==> flow/design.v <==
module interFrameSpace (samplePoint, rst, canRX, frameReady, endOverload, isOverload, isStart);
	input wire samplePoint, rst, canRX, frameReady, endOverload;
	output wire isOverload, isStart;
	parameter bit1_intermission = 0, bit2_intermission = 1, bit3_intermission = 2, bus_idle = 3;
	reg [2:0]state;
	reg isOverload0, isStart0;
	reg endError;
	assign isOverload = isOverload0;
	assign isStart = isStart0;
	always @ (posedge samplePoint) begin
		if (rst) begin
			state <= bus_idle;
			isOverload0 <= 0;
			isStart0 <= 0;
			endError <= 0;
		end else begin
		if (frameReady == 0)begin
			state <= bit1_intermission;
			isOverload0 <= 0;
			isStart0 <= 0;
			if (endOverload)
				endError <= 1;
		end
		if (isOverload) begin
			isOverload0 <= 0;
		end
		if (frameReady == 1 && endOverload == 1) begin
			if (canRX == 1) begin
				state <= bit2_intermission;
				isOverload0 <= 0;
				isStart0 <= 0;
			end else begin
				state <= bit1_intermission;
				isOverload0 <= 1;
				isStart0 <= 0;
			end
		end
		if ((frameReady == 1 && endOverload == 0) || endError == 1) begin
			case (state)
				bit1_intermission:
					if (canRX == 1) begin
						state <= bit2_intermission;
						isOverload0 <= 0;
						isStart0 <= 0;
					end else begin
						state <= bit1_intermission;
						isOverload0 <= 1;
						isStart0 <= 0;
						endError <= 0;
					end
				bit2_intermission:
					if (canRX == 1) begin
						state <= bit3_intermission;
						isOverload0 <= 0;
						isStart0 <= 0;
					end else begin
						state <= bit1_intermission;
						isOverload0 <= 1;
						isStart0 <= 0;
						endError <= 0;
					end
				bit3_intermission:
					if (canRX == 1) begin
						state <= bus_idle;
						isOverload0 <= 0;
						isStart0 <= 0;
					end else begin
						state <= bit1_intermission;
						isOverload0 <= 0;
						isStart0 <= 1;
						endError <= 0;
					end
				bus_idle:
					if (canRX == 1) begin
						state <= bus_idle;
						isOverload0 <= 0;
						isStart0 <= 0;
					end else begin
						state <= bit1_intermission;
						isOverload0 <= 0;
						isStart0 <= 1;
						endError <= 0;
					end
			endcase
		end
		end
	end
endmodule
module overload (samplePoint, rst, canRX, isOverload, isError, endOverload);
	input wire samplePoint, rst, canRX, isOverload, isError;
	output wire endOverload;
	parameter overload_flag = 0, overload_superposition = 1, overload_delimiter = 2;
	reg [1:0]state;
	reg [4:0]count;
	reg endOverload0;
	reg alredyOverError;
	assign endOverload = endOverload0;
	always @ (posedge samplePoint) begin
		if (rst) begin
			state <= overload_flag;
			count <= 0;
			endOverload0 <= 0;
			alredyOverError <= 0;
		end else begin
		if (endOverload0) begin
			endOverload0 <= 0;
		end
		if (isOverload == 1 || isError == 1 || alredyOverError == 1) begin
			case (state)
				overload_flag:  
					if (isOverload == 1 || alredyOverError == 1) begin
						if (canRX == 0) begin 
							if (count == 4) begin
								state <= overload_superposition;
								count <= count + 1;
							end else begin
								alredyOverError <= 1;
								count <= count + 1;
							end
						end else if (canRX == 1) begin
							alredyOverError <= 1;
							count <= 0;
							state <= overload_flag;
						end
					end else if (isError == 1 || alredyOverError == 1) begin
						if (canRX == 0) begin 
							if (count == 5) begin
								state <= overload_superposition;
								count <= count + 1;
							end else begin
								alredyOverError <= 1;
								count <= count + 1;
							end
						end else if (canRX == 1) begin
							alredyOverError <= 1;
							count <= 0;
							state <= overload_flag;
						end
					end
				overload_superposition:
					if (canRX == 0) begin 
						if (count < 11) begin
							count <= count + 1;
						end else begin
							count <= 0;
							state <= overload_flag;
						end
					end else if (canRX == 1) begin
						state <= overload_delimiter;
						count <= 1;
					end
				overload_delimiter:
					if (canRX == 1) begin 
						if (count < 7) begin
							count <= count + 1;
						end else begin
							endOverload0 <= 1;
							alredyOverError <= 0;
							state <= overload_flag;
							count <= 0;
						end
					end else if (canRX == 0) begin
						if (count == 7) begin 
							state <= overload_flag;
							count <= 1;
						end else begin
							count <= 0;
							state <= overload_flag;
						end
					end
			endcase
		end
		end
	end
endmodule
module framecontroller
(
	input	sp, rst, CAN_RX, reset, isStuff, errorFlag,
	output reg BS_onoff,
	output reg [1:0]CRCtype,
	output reg BRS_Stop,
	output reg invalidBit,
	output reg  CRCcalc_on,
	output reg  CRCtime, 
	output reg ackValue,
	output reg  RTR_SRR,
	output reg  IDE,
	output reg 	EDL,
	output reg  BRS,
	output reg RTR_r1,
	output reg frameReady
);
	parameter arbID_st = 0, RTR_SRR_st = 1, IDE0_st = 2, IDE1_st = 3, r0_EDL_st = 4;
	parameter extID_st = 5, extRTR_st = 6, r1_EDL_st = 7, r0_FD_st = 8, BRS_st = 9;
	parameter ESI_st = 10, DLC_st = 11, data_st = 12, crc15_st = 13, crc17_st = 14;
	parameter crc21_st = 15, crcDel_st = 16, ack_st = 17, ackDel_st = 18, eof_st = 19;
	parameter ready_st = 20, error_st = 21;
	reg		[4:0]state;
	reg		[9:0]cont;
	reg		[6:0]dlc;
	reg		FD;
	reg		bitlido;
	reg		frameReady_v;
	always @ (posedge sp) begin
		if (rst) begin
			state <= ready_st;
			cont = 0;
			dlc = 0;
			FD = 0;
			BS_onoff = 0;
			CRCtype = 0;
			CRCtime = 0;
			CRCcalc_on = 0;
			BRS_Stop = 0;
			invalidBit = 0;
			ackValue = 0;
			RTR_SRR = 0;
			IDE = 0;
			EDL = 0;
			BRS = 0;
			RTR_r1 = 0;
			frameReady_v = 1;
		end
		else
		if (reset) begin
			state <= arbID_st;
			cont = 1;
			dlc = 0;
			FD = 0;
			BS_onoff = 0;
			CRCtype = 0;
			CRCtime = 0;
			CRCcalc_on = 0;
			BRS_Stop = 0;
			invalidBit = 0;
			ackValue = 0;
			RTR_SRR = 0;
			IDE = 0;
			EDL = 0;
			BRS = 0;
			RTR_r1 = 0;
			frameReady_v = 0;
			BS_onoff = 1;
			CRCcalc_on = 1;
			if(errorFlag)
			begin
				state <= error_st;
			end
		end
		else
		if (~isStuff) begin
			case (state)
				arbID_st:  
					begin
						if(cont < 10)
						begin
							cont = cont +1;
						end
						else
						begin
							state <= RTR_SRR_st;
						end
					end
				RTR_SRR_st:  
					begin
						RTR_SRR = CAN_RX;
						if (CAN_RX)
						begin
							state <= IDE1_st;
						end
						else
						begin
							state <= IDE0_st;
						end
					end
				IDE0_st:
					begin
					IDE = CAN_RX;
					if(~CAN_RX)
						begin
							state <= r0_EDL_st;
						end
					else
						begin
							state <= error_st;
						end
					end
				IDE1_st:
					begin
					IDE = CAN_RX;
					if (CAN_RX)
						begin
							cont = 0;
							state <= extID_st;
						end
						else
						begin
							state <= r0_EDL_st;
						end
					end
				extID_st:
					if (cont < 17)
					begin
						cont = cont + 1;
					end
					else
					begin
						state <= extRTR_st;
					end
				extRTR_st:
					begin
						RTR_r1 = CAN_RX;
						state <= r1_EDL_st;
					end
				r1_EDL_st:
					begin
						EDL = CAN_RX;
						if (CAN_RX)
						begin
							state <= r0_FD_st;
						end
						else
						begin
							state <= r0_EDL_st;
						end
					end
				r0_EDL_st:
					begin
						EDL = CAN_RX;
						if (CAN_RX)
						begin
							state <= r0_FD_st;
						end
						else
						begin
							cont = 0;
							state <= DLC_st;
						end
					end
				r0_FD_st:
					if(~CAN_RX)
					begin
						FD = 1;
						state <= BRS_st;
					end
					else
					begin
						state <= error_st;
					end
				BRS_st:
					begin
						BRS = CAN_RX;
						BRS_Stop = CAN_RX;
						state <= ESI_st;
					end
				ESI_st:
					begin
						cont = 0;
						state <= DLC_st;
					end
				DLC_st: 
					begin
						dlc = dlc << 1;
						dlc = dlc + CAN_RX;
						cont = cont + 1;
						bitlido = CAN_RX;
						if (cont == 4  && dlc != 0) 
						begin
							cont = 0;
							if(dlc > 8 && FD == 0)
							begin
								dlc = 8;
							end
							else if(dlc > 8)
							begin
								case(dlc)
									9:
										dlc = 12;
									10:
										dlc = 16;
									11:
										dlc = 20;
									12:
										dlc = 24;
									13:
										dlc = 32;
									14:
										dlc = 48;
									15:
										dlc = 64;
								endcase
							end
							state <= data_st;
						end
						else if(cont == 4 && dlc == 0)
						begin
							cont =0;
							if(FD == 0)
							begin
								state <= crc15_st;
							end
							else if(dlc <= 16)
							begin
								state <= crc17_st;
							end
							else
							begin
								state <= crc21_st;
							end
						end
					end
				data_st:
					begin
						if(FD)
							begin
								BRS_Stop = 1;
							end
						cont = cont + 1;
						if (cont==8*dlc)  
						begin
							if(FD == 0)
							begin
								cont = 0;
								state <= crc15_st;
							end
							else if(dlc <= 16)
							begin
								cont = 0;
								state <= crc17_st;
							end
							else
							begin
								cont = 0;
								state <= crc21_st;
							end
						end
					end
				crc15_st:
					begin
						CRCcalc_on =0;
						CRCtime = 1;
						CRCtype = 1;
						cont = cont +1;
						if (cont==15)
						begin
							state <= crcDel_st;
						end
					end
				crc17_st:
					begin
						CRCcalc_on =0;
						CRCtime = 1;
						CRCtype = 2;
						cont = cont +1;
						if (cont==17)
						begin
							state <= crcDel_st;
						end
					end
				crc21_st:
					begin
						CRCcalc_on =0;
						CRCtime = 1;
						CRCtype = 3;
						cont = cont +1;
						if (cont==21)
						begin
							state <= crcDel_st;
						end
					end
				crcDel_st:
					begin
						CRCtime = 0;
						CRCtype = 0;
						BS_onoff = 0;
						BRS_Stop = 0;
						if(CAN_RX)
						begin
							state <= ack_st;
						end
						else
						begin
							state <= error_st;
						end
					end
				ack_st:
					state <= ackDel_st;
				ackDel_st:
					if(CAN_RX)
					begin
						cont = 0;
						state <= eof_st;
					end
					else
					begin
						state <= error_st;
					end
				eof_st:
					begin
						cont = cont +1;
						if(cont==7)
						begin
							frameReady_v = 1;
							state <= ready_st;
						end
					end
				ready_st:
					begin
						frameReady_v = 1;
						state <= ready_st;
					end
				error_st:
					begin
						cont = 0;
						dlc = 0;
						FD = 0;
					end
			endcase
		end
		frameReady <= frameReady_v;
	end
endmodule
module DatavsRemote(
RTR_SRR,
IDE,
RTR_r1,
isRemote
);
	input RTR_SRR, IDE, RTR_r1;
	output isRemote;
	assign isRemote = RTR_SRR & (IDE ~^ RTR_r1);
endmodule
module frameSize
(
	input	sp, rst, isStuff, reset,
	output reg [9:0] size
);
	always @ (posedge sp) begin
		if (rst)
			begin
				size <= 10'b0;
			end
		else if (reset)
			begin
				size <= 10'b1;
			end
		else if (~isStuff)
			begin
				size <= size + 1;
			end
	end
endmodule
module frameStorage
(
	input	sp, rst, CAN_RX, isStuff, reset,
	output reg [150:0] frame
);
	always @ (posedge sp) begin
		if (rst)
			begin
				frame = 0;
			end
		else if (reset)
			begin
				frame = 0;
				frame = frame << 1;
				frame = frame + CAN_RX;
			end
		else if (~isStuff)
			begin
				frame = frame << 1;
				frame = frame + CAN_RX;
			end
	end
endmodule
module frameMakerTop (samplePoint, reset, canRX, isError, isStuff, endOverload, BS_onoff, CRCtype, BRS_Stop, invalidBit, CRCcalc_on, CRCtime, ackValue, IDE, EDL, BRS, isRemote, size, frame, frameReady, isStart);
	input wire samplePoint, reset, canRX, isError, isStuff;
	output wire endOverload, BS_onoff, BRS_Stop, invalidBit, CRCcalc_on, CRCtime, ackValue, IDE, EDL, BRS, isRemote, frameReady, isStart;
	output wire [1:0] CRCtype;
	output wire [9:0] size;
	output wire [150:0] frame;
	wire isOverloadFromInterframe, RTR_SRR, RTR_r1;
	interFrameSpace ifs (samplePoint, reset, canRX, frameReady, endOverload, isOverloadFromInterframe, isStart);
	overload ov (samplePoint, reset, canRX, isOverloadFromInterframe, isError, endOverload);
	framecontroller fc (samplePoint, reset, canRX, isStart, isStuff, isError, BS_onoff, CRCtype, BRS_Stop, invalidBit, CRCcalc_on, CRCtime, ackValue, RTR_SRR, IDE, EDL, BRS, RTR_r1, frameReady);
	DatavsRemote dr (RTR_SRR, IDE, RTR_r1, isRemote);
	frameSize fsz (samplePoint, reset, isStuff, isStart, size);
	frameStorage fst (samplePoint, reset, canRX, isStuff, isStart, frame);
endmodule
Ticket comment

[Step by step through the tools: frameMakerTop]
Tool output for the design above before and after an edit, in the order of the flow.
"before" refers to lines of the RTL above, "after" to lines of the edited file.
"change": "after" minus "before" as printed here.
Operators: Yosys type, input widths -> output width; for muxes data width and select width s.
A cell with -- has no value.
Set-up
  design top: frameMakerTop
  clock input: samplePoint
  library: sky130hd
  timing corner: tt_025C_1v80

[Diff]
The edit as a unified diff against the file above.
A script made this edit. It changes what the design does and was not meant as an optimisation.
begin of diff
@@ -36,5 +36,5 @@
 			end
 		end
-		if ((frameReady == 1 && endOverload == 0) || endError == 1) begin
+		begin
 			case (state)
 				bit1_intermission:
end of diff

[Word-level counts]
Yosys after proc, flatten, opt, wreduce and memory -nomap, before mapping. Memory bits, and registers merged into a memory's read port (data or address), are not among the register bits. Print and check cells are not counted.
Storage and ports
  bits in registers: before 211, after 210, change -1
  input bits: before 5, after 5, change 0
  output and inout bits: before 176, after 176, change 0
  cells after elaboration: before 286, after 275, change -11
Operators by class
  $add $sub $neg: before 5, after 5, change 0
  $lt $le $gt $ge: before 7, after 7, change 0
  eq/ne operators: before 70, after 72, change +2
  mux-type cells: before 110, after 102, change -8
  bitwise logic cells: before 8, after 7, change -1
  reductions and logical operators: before 58, after 55, change -3
Operators with widths
  $mux 1: before 43, after 36, change -7
  $not 1->1: before 6, after 5, change -1
  $logic_and 1x1->1: before 5, after 4, change -1
  $logic_or 1x1->1: before 5, after 4, change -1
  $mux 3: before 5, after 4, change -1
  $reduce_or 4->1: before 3, after 2, change -1
  $ne 5x5->1 const B: before 0, after 1, change +1
  $ne 6x6->1 const B: before 0, after 1, change +1
  $mux 5: before 23, after 23, change 0
  $mux 2: before 13, after 13, change 0
  $reduce_and 2->1: before 10, after 10, change 0
  $eq 5x4->1 const B: before 8, after 8, change 0
  $eq 5x3->1 const B: before 7, after 7, change 0
  $eq 7x4->1 const B: before 7, after 7, change 0
  $mux 10: before 7, after 7, change 0
  $ne 3x2->1 const B: before 7, after 7, change 0
  $reduce_or 2->1: before 7, after 7, change 0
  $eq 5x5->1 const B: before 6, after 6, change 0
  $pmux 1 s2: before 6, after 6, change 0
  $reduce_bool 2->1: before 6, after 6, change 0
  $ne 2x1->1 const B: before 5, after 5, change 0
  $ne 3x3->1 const B: before 5, after 5, change 0
  $ne 2x2->1 const B: before 4, after 4, change 0
  $reduce_and 3->1: before 4, after 4, change 0
  $mux 7: before 3, after 3, change 0
  $reduce_bool 3->1: before 3, after 3, change 0
  $add 10x1->10 const B: before 2, after 2, change 0
  $eq 10x3->1 const B: before 2, after 2, change 0
Not every row of either side is listed.

[Depth]
Longest topological path by Yosys (ltp), each cell counted once; first at word level (registers and memories cut), then after technology mapping (sequential cells cut; the memories' decode and read muxes count).
Logic depth
  depth in word-level cells: before 9, after 9, change 0
  ABC_AREA: before 1, after 1
  mapped depth: before 15, after 17, change +2
  mapped depth without buffers: before 15, after 16, change +1

[Mapped cells and area]
Yosys stat after the flow's synthesis: flattened, memories mapped to cells. It holds for the ABC_AREA given above (unset counts as 0); a run with the other value may have another netlist.
Synthesis totals
  mapped cells: before 1309, after 1302, change -7
  mapped area (um^2): before 9401.5, after 9404.0, change +2.5
  sequential area (um^2): before 4604.4, after 4584.4, change -20.0
  mapped flip-flops: before 230, after 229, change -1
  buffers: before 66, after 68, change +2
Cell types
  sky130_fd_sc_hd__nor2_1: before 67, after 57, change -10
  sky130_fd_sc_hd__nor3_1: before 13, after 22, change +9
  sky130_fd_sc_hd__nand3_1: before 61, after 56, change -5
  sky130_fd_sc_hd__nand4_1: before 16, after 12, change -4
  sky130_fd_sc_hd__o211ai_1: before 9, after 5, change -4
  sky130_fd_sc_hd__nand2_2: before 7, after 3, change -4
  sky130_fd_sc_hd__inv_1: before 92, after 95, change +3
  sky130_fd_sc_hd__clkinv_1: before 3, after 0, change -3
  sky130_fd_sc_hd__nor2_2: before 3, after 0, change -3
  sky130_fd_sc_hd__or2_2: before 3, after 0, change -3
  sky130_fd_sc_hd__buf_1: before 1, after 4, change +3
  sky130_fd_sc_hd__nand2_4: before 0, after 3, change +3
  sky130_fd_sc_hd__a21oi_1: before 204, after 206, change +2
  sky130_fd_sc_hd__clkbuf_1: before 61, after 59, change -2
  sky130_fd_sc_hd__a21oi_2: before 2, after 0, change -2
  sky130_fd_sc_hd__a311oi_1: before 2, after 4, change +2
  sky130_fd_sc_hd__a21o_1: before 0, after 2, change +2
  sky130_fd_sc_hd__nand2_1: before 439, after 438, change -1
Not every row of either side is listed.

[Timing after synthesis]
OpenSTA on the mapped netlist: ideal clock, no wires. The path of least setup slack (recovery checks aside). Input and output delay are each 20% of the period. Register names are those of the netlist, which keeps one name where synthesis merged equal registers.
Timing path after synthesis
  path kind: before input-to-reg, after input-to-reg
  start: before input port isStuff, after input port isStuff
  end: before register fc.state, after register fc.RTR_SRR
  clock period (ns): before 5.0, after 5.0, change 0.0
  external input delay (ns): before 1.000, after 1.000, change 0.000
  library setup time (ns): before 0.079, after 0.091, change +0.012
  launch time at the first pin (ns): before 1.000, after 1.000, change 0.000
  arrival (ns): before 2.200, after 2.064, change -0.136
  data required time (ns): before 4.921, after 4.909, change -0.012
  path slack (ns): before 2.721, after 2.845, change +0.124
  path delay (ns): before 1.279, after 1.155, change -0.124
  stages on the path: before 9, after 6, change -3
  path buffers: before 2, after 3, change +1
  synthesis period reached (ns): before 2.279, after 2.155, change -0.124
"path delay" = arrival - input delay + setup time.
"stages on the path": output pins that drive a net of the path, with the launching flip-flop's if there is one; two outputs of one cell count as two.
"synthesis period reached" is the clock period less the worst setup slack; recovery checks do not enter. This is arithmetic on one report: input and output delays are still those of the set period (20% each).
Where an end lacks its bit number, it is one bit of the signal, or one of the new flip-flops if synthesis recoded a state register.
The rows between start and end are the longest chain of elaborated cells between them; the timing report does not say that the signal goes this way. Where chains are equally long, one stands for them.
A line is the first line of the expression or statement that the cell stems from. Yosys adds cells for indexed reads and writes and turns some case tables into memories.
A register here has more assigning lines than the two given.
On the way, after synthesis, before
  cell sequence: sky130_fd_sc_hd__buf_2 > sky130_fd_sc_hd__nor2_1 > sky130_fd_sc_hd__inv_1 > sky130_fd_sc_hd__nor2_1 > sky130_fd_sc_hd__inv_1 > sky130_fd_sc_hd__clkbuf_1 > sky130_fd_sc_hd__nor2_1 > sky130_fd_sc_hd__nand3_1 > sky130_fd_sc_hd__o211ai_1
  length of the longest elaborated chain: 2
  elaborated cells between the ends (all ways): 4
  RTL lines with such cells: 2
  those cells by class: eq/ne: 1; mux: 2; reduce/logical: 1
Ends and longest elaborated chain, after synthesis, before
  from (decl): RTL line 577  | input wire samplePoint, reset, canRX, isError, isStuff;
  $mux 5: RTL line 251  | if (~isStuff) begin
  $mux 5: RTL line 225  | if (reset) begin
  to (assign): RTL line 206  | state <= ready_st;
  to (assign): RTL line 226  | state <= arbID_st;
  to (decl): RTL line 198  | reg [4:0]state;
On the way, after synthesis, after
  cell sequence: sky130_fd_sc_hd__clkbuf_1 > sky130_fd_sc_hd__inv_1 > sky130_fd_sc_hd__clkbuf_1 > sky130_fd_sc_hd__clkbuf_1 > sky130_fd_sc_hd__a21oi_1 > sky130_fd_sc_hd__a311oi_1
  length of the longest elaborated chain: 2
  elaborated cells between the ends (all ways): 2
  RTL lines with such cells: 0
  those cells by class: logic: 1; reduce/logical: 1
Ends and longest elaborated chain, after synthesis, after
  from (decl): RTL line 577  | input wire samplePoint, reset, canRX, isError, isStuff;
  $not 1->1
  $reduce_and 2->1
  to (assign): RTL line 217  | RTR_SRR = 0;
  to (assign): RTL line 237  | RTR_SRR = 0;
  to (decl): RTL line 186  | output reg RTR_SRR,

[Worst path after layout]
From the final timing report of each run of set A: the path of least setup slack in the routed layout; clock arrival at registers is part of the times.
Timing path after layout
  path kind: before input-to-reg, after input-to-reg
  start: before input port canRX, after input port canRX
  end: before register fc.cont[1], after register fc.state
  clock period (ns): before 5.0, after 5.0, change 0.0
  external input delay (ns): before 1.00, after 1.00, change 0.00
  library setup time (ns): before 0.13, after 0.05, change -0.08
  launch time at the first pin (ns): before 1.00, after 1.00, change 0.00
  arrival (ns): before 3.31, after 3.56, change +0.25
  data required time (ns): before 5.37, after 5.47, change +0.10
  path slack (ns): before 2.06, after 1.90, change -0.16
  stages on the path: before 10, after 10, change 0
  path buffers: before 3, after 1, change -2
Where an end lacks its bit number, it is one bit of the signal, or one of the new flip-flops if synthesis recoded a state register.
The rows between start and end are the longest chain of elaborated cells between them; the timing report does not say that the signal goes this way. Where chains are equally long, one stands for them.
A register here has more assigning lines than the two given.
On the way, after layout, before
  cell sequence: sky130_fd_sc_hd__clkdlybuf4s50_1 > sky130_fd_sc_hd__buf_4 > sky130_fd_sc_hd__clkinv_1 > sky130_fd_sc_hd__buf_4 > sky130_fd_sc_hd__o211ai_1 > sky130_fd_sc_hd__a21oi_1 > sky130_fd_sc_hd__nand3_1 > sky130_fd_sc_hd__inv_1 > sky130_fd_sc_hd__o21ai_0 > sky130_fd_sc_hd__a21oi_1
  length of the longest elaborated chain: 6
  elaborated cells between the ends (all ways): 13
  those cells by class: add/sub: 1; eq/ne: 2; mux: 5; reduce/logical: 5
Ends and longest elaborated chain, after layout, before
  from (decl): RTL line 577  | input wire samplePoint, reset, canRX, isError, isStuff;
  $add 7x1->7: RTL line 364  | dlc = dlc + CAN_RX;
  $logic_not 7->1: RTL line 395  | else if(cont == 4 && dlc == 0)
  $logic_and 1x1->1: RTL line 395
  $mux 10: RTL line 395
  $mux 10: RTL line 367  | if (cont == 4 && dlc != 0)
  $pmux 10 s8: RTL line 252  | case (state)
  to (assign): RTL line 257  | cont = cont +1;
  to (assign): RTL line 304  | cont = cont + 1;
  to (decl): RTL line 199  | reg [9:0]cont;
On the way, after layout, after
  cell sequence: sky130_fd_sc_hd__clkdlybuf4s50_1 > sky130_fd_sc_hd__inv_1 > sky130_fd_sc_hd__nand2_1 > sky130_fd_sc_hd__nor2_1 > sky130_fd_sc_hd__nand3_1 > sky130_fd_sc_hd__nor3_1 > sky130_fd_sc_hd__nand2_1 > sky130_fd_sc_hd__o21ai_0 > sky130_fd_sc_hd__inv_1 > sky130_fd_sc_hd__nand2_1
  length of the longest elaborated chain: 9
  elaborated cells between the ends (all ways): 23
  RTL lines with such cells: 16
  those cells by class: add/sub: 1; compare: 1; eq/ne: 1; mux: 15; reduce/logical: 5
Ends and longest elaborated chain, after layout, after
  from (decl): RTL line 577  | input wire samplePoint, reset, canRX, isError, isStuff;
  $add 7x1->7: RTL line 364  | dlc = dlc + CAN_RX;
  $le 7x5->1: RTL line 402  | else if(dlc <= 16)
  $mux 1: RTL line 402
  $mux 5: RTL line 398  | if(FD == 0)
  $mux 5: RTL line 395  | else if(cont == 4 && dlc == 0)
  $mux 5: RTL line 367  | if (cont == 4 && dlc != 0)
  $pmux 5 s21: RTL line 252  | case (state)
  $mux 5: RTL line 251  | if (~isStuff) begin
  $mux 5: RTL line 225  | if (reset) begin
  to (assign): RTL line 206  | state <= ready_st;
  to (assign): RTL line 226  | state <= arbID_st;
  to (decl): RTL line 198  | reg [4:0]state;

[Layout results]
Runs of the flow (Yosys, OpenROAD) on both versions; the two runs of a pair have the same settings. The constraints put input and output delay at 20% of the set period each and load the outputs with 0.01 pF.
Flow settings, set A
  ABC_AREA: 1
  CORE_UTILIZATION: 40
  period_ns: 5.0
  CAP_MARGIN: 20
  CORE_MARGIN: 2
  SLEW_MARGIN: 20
Measured results, set A
  area of the synthesized netlist (um^2): before 9401.5, after 9404.0, change +2.5
  full die area (um^2): before 24746.4, after 24752.7, change +6.3
  standard-cell area after routing (um^2): before 12280.5, after 12318.1, change +37.6
  utilization in the final report: before 0.528, after 0.53, change +0.002
  setup slack of the worst path (ns): before 2.065, after 1.904, change -0.161
  setup TNS (ns): before 0.000, after 0.000, change 0.000
  worst hold slack in the final report (ns): before 0.428, after 0.425, change -0.003
  reached clock period (ns): before 2.935, after 3.096, change +0.161
Flow settings, set B
  ABC_AREA: 1
  CELL_PAD_IN_SITES_DETAIL_PLACEMENT: 1
  CORE_ASPECT_RATIO: 1.22
  CORE_MARGIN: 2
  CORE_UTILIZATION: 21
  CTS_CLUSTER_DIAMETER: 57
  CTS_CLUSTER_SIZE: 86
  GPL_TIMING_DRIVEN: 1
  PLACE_DENSITY: 0.88
  SETUP_SLACK_MARGIN: 0.81
  period_ns: 3.87
  CAP_MARGIN: 20
  SLEW_MARGIN: 20
Measured results, set B
  area of the synthesized netlist (um^2): before 9401.5, after 9404.0, change +2.5
  full die area (um^2): before 46485.6, after 46497.4, change +11.8
  standard-cell area after routing (um^2): before 12444.4, after 12299.3, change -145.1
  utilization in the final report: before 0.282, after 0.279, change -0.003
  setup slack of the worst path (ns): before 1.051, after 1.202, change +0.151
  setup TNS (ns): before 0.000, after 0.000, change 0.000
  worst hold slack in the final report (ns): before 0.452, after 0.466, change +0.014
  reached clock period (ns): before 2.819, after 2.668, change -0.151
"reached clock period" means the clock period less the worst setup slack. The figure is calculated, with input and output delays left at 20% of the set period.
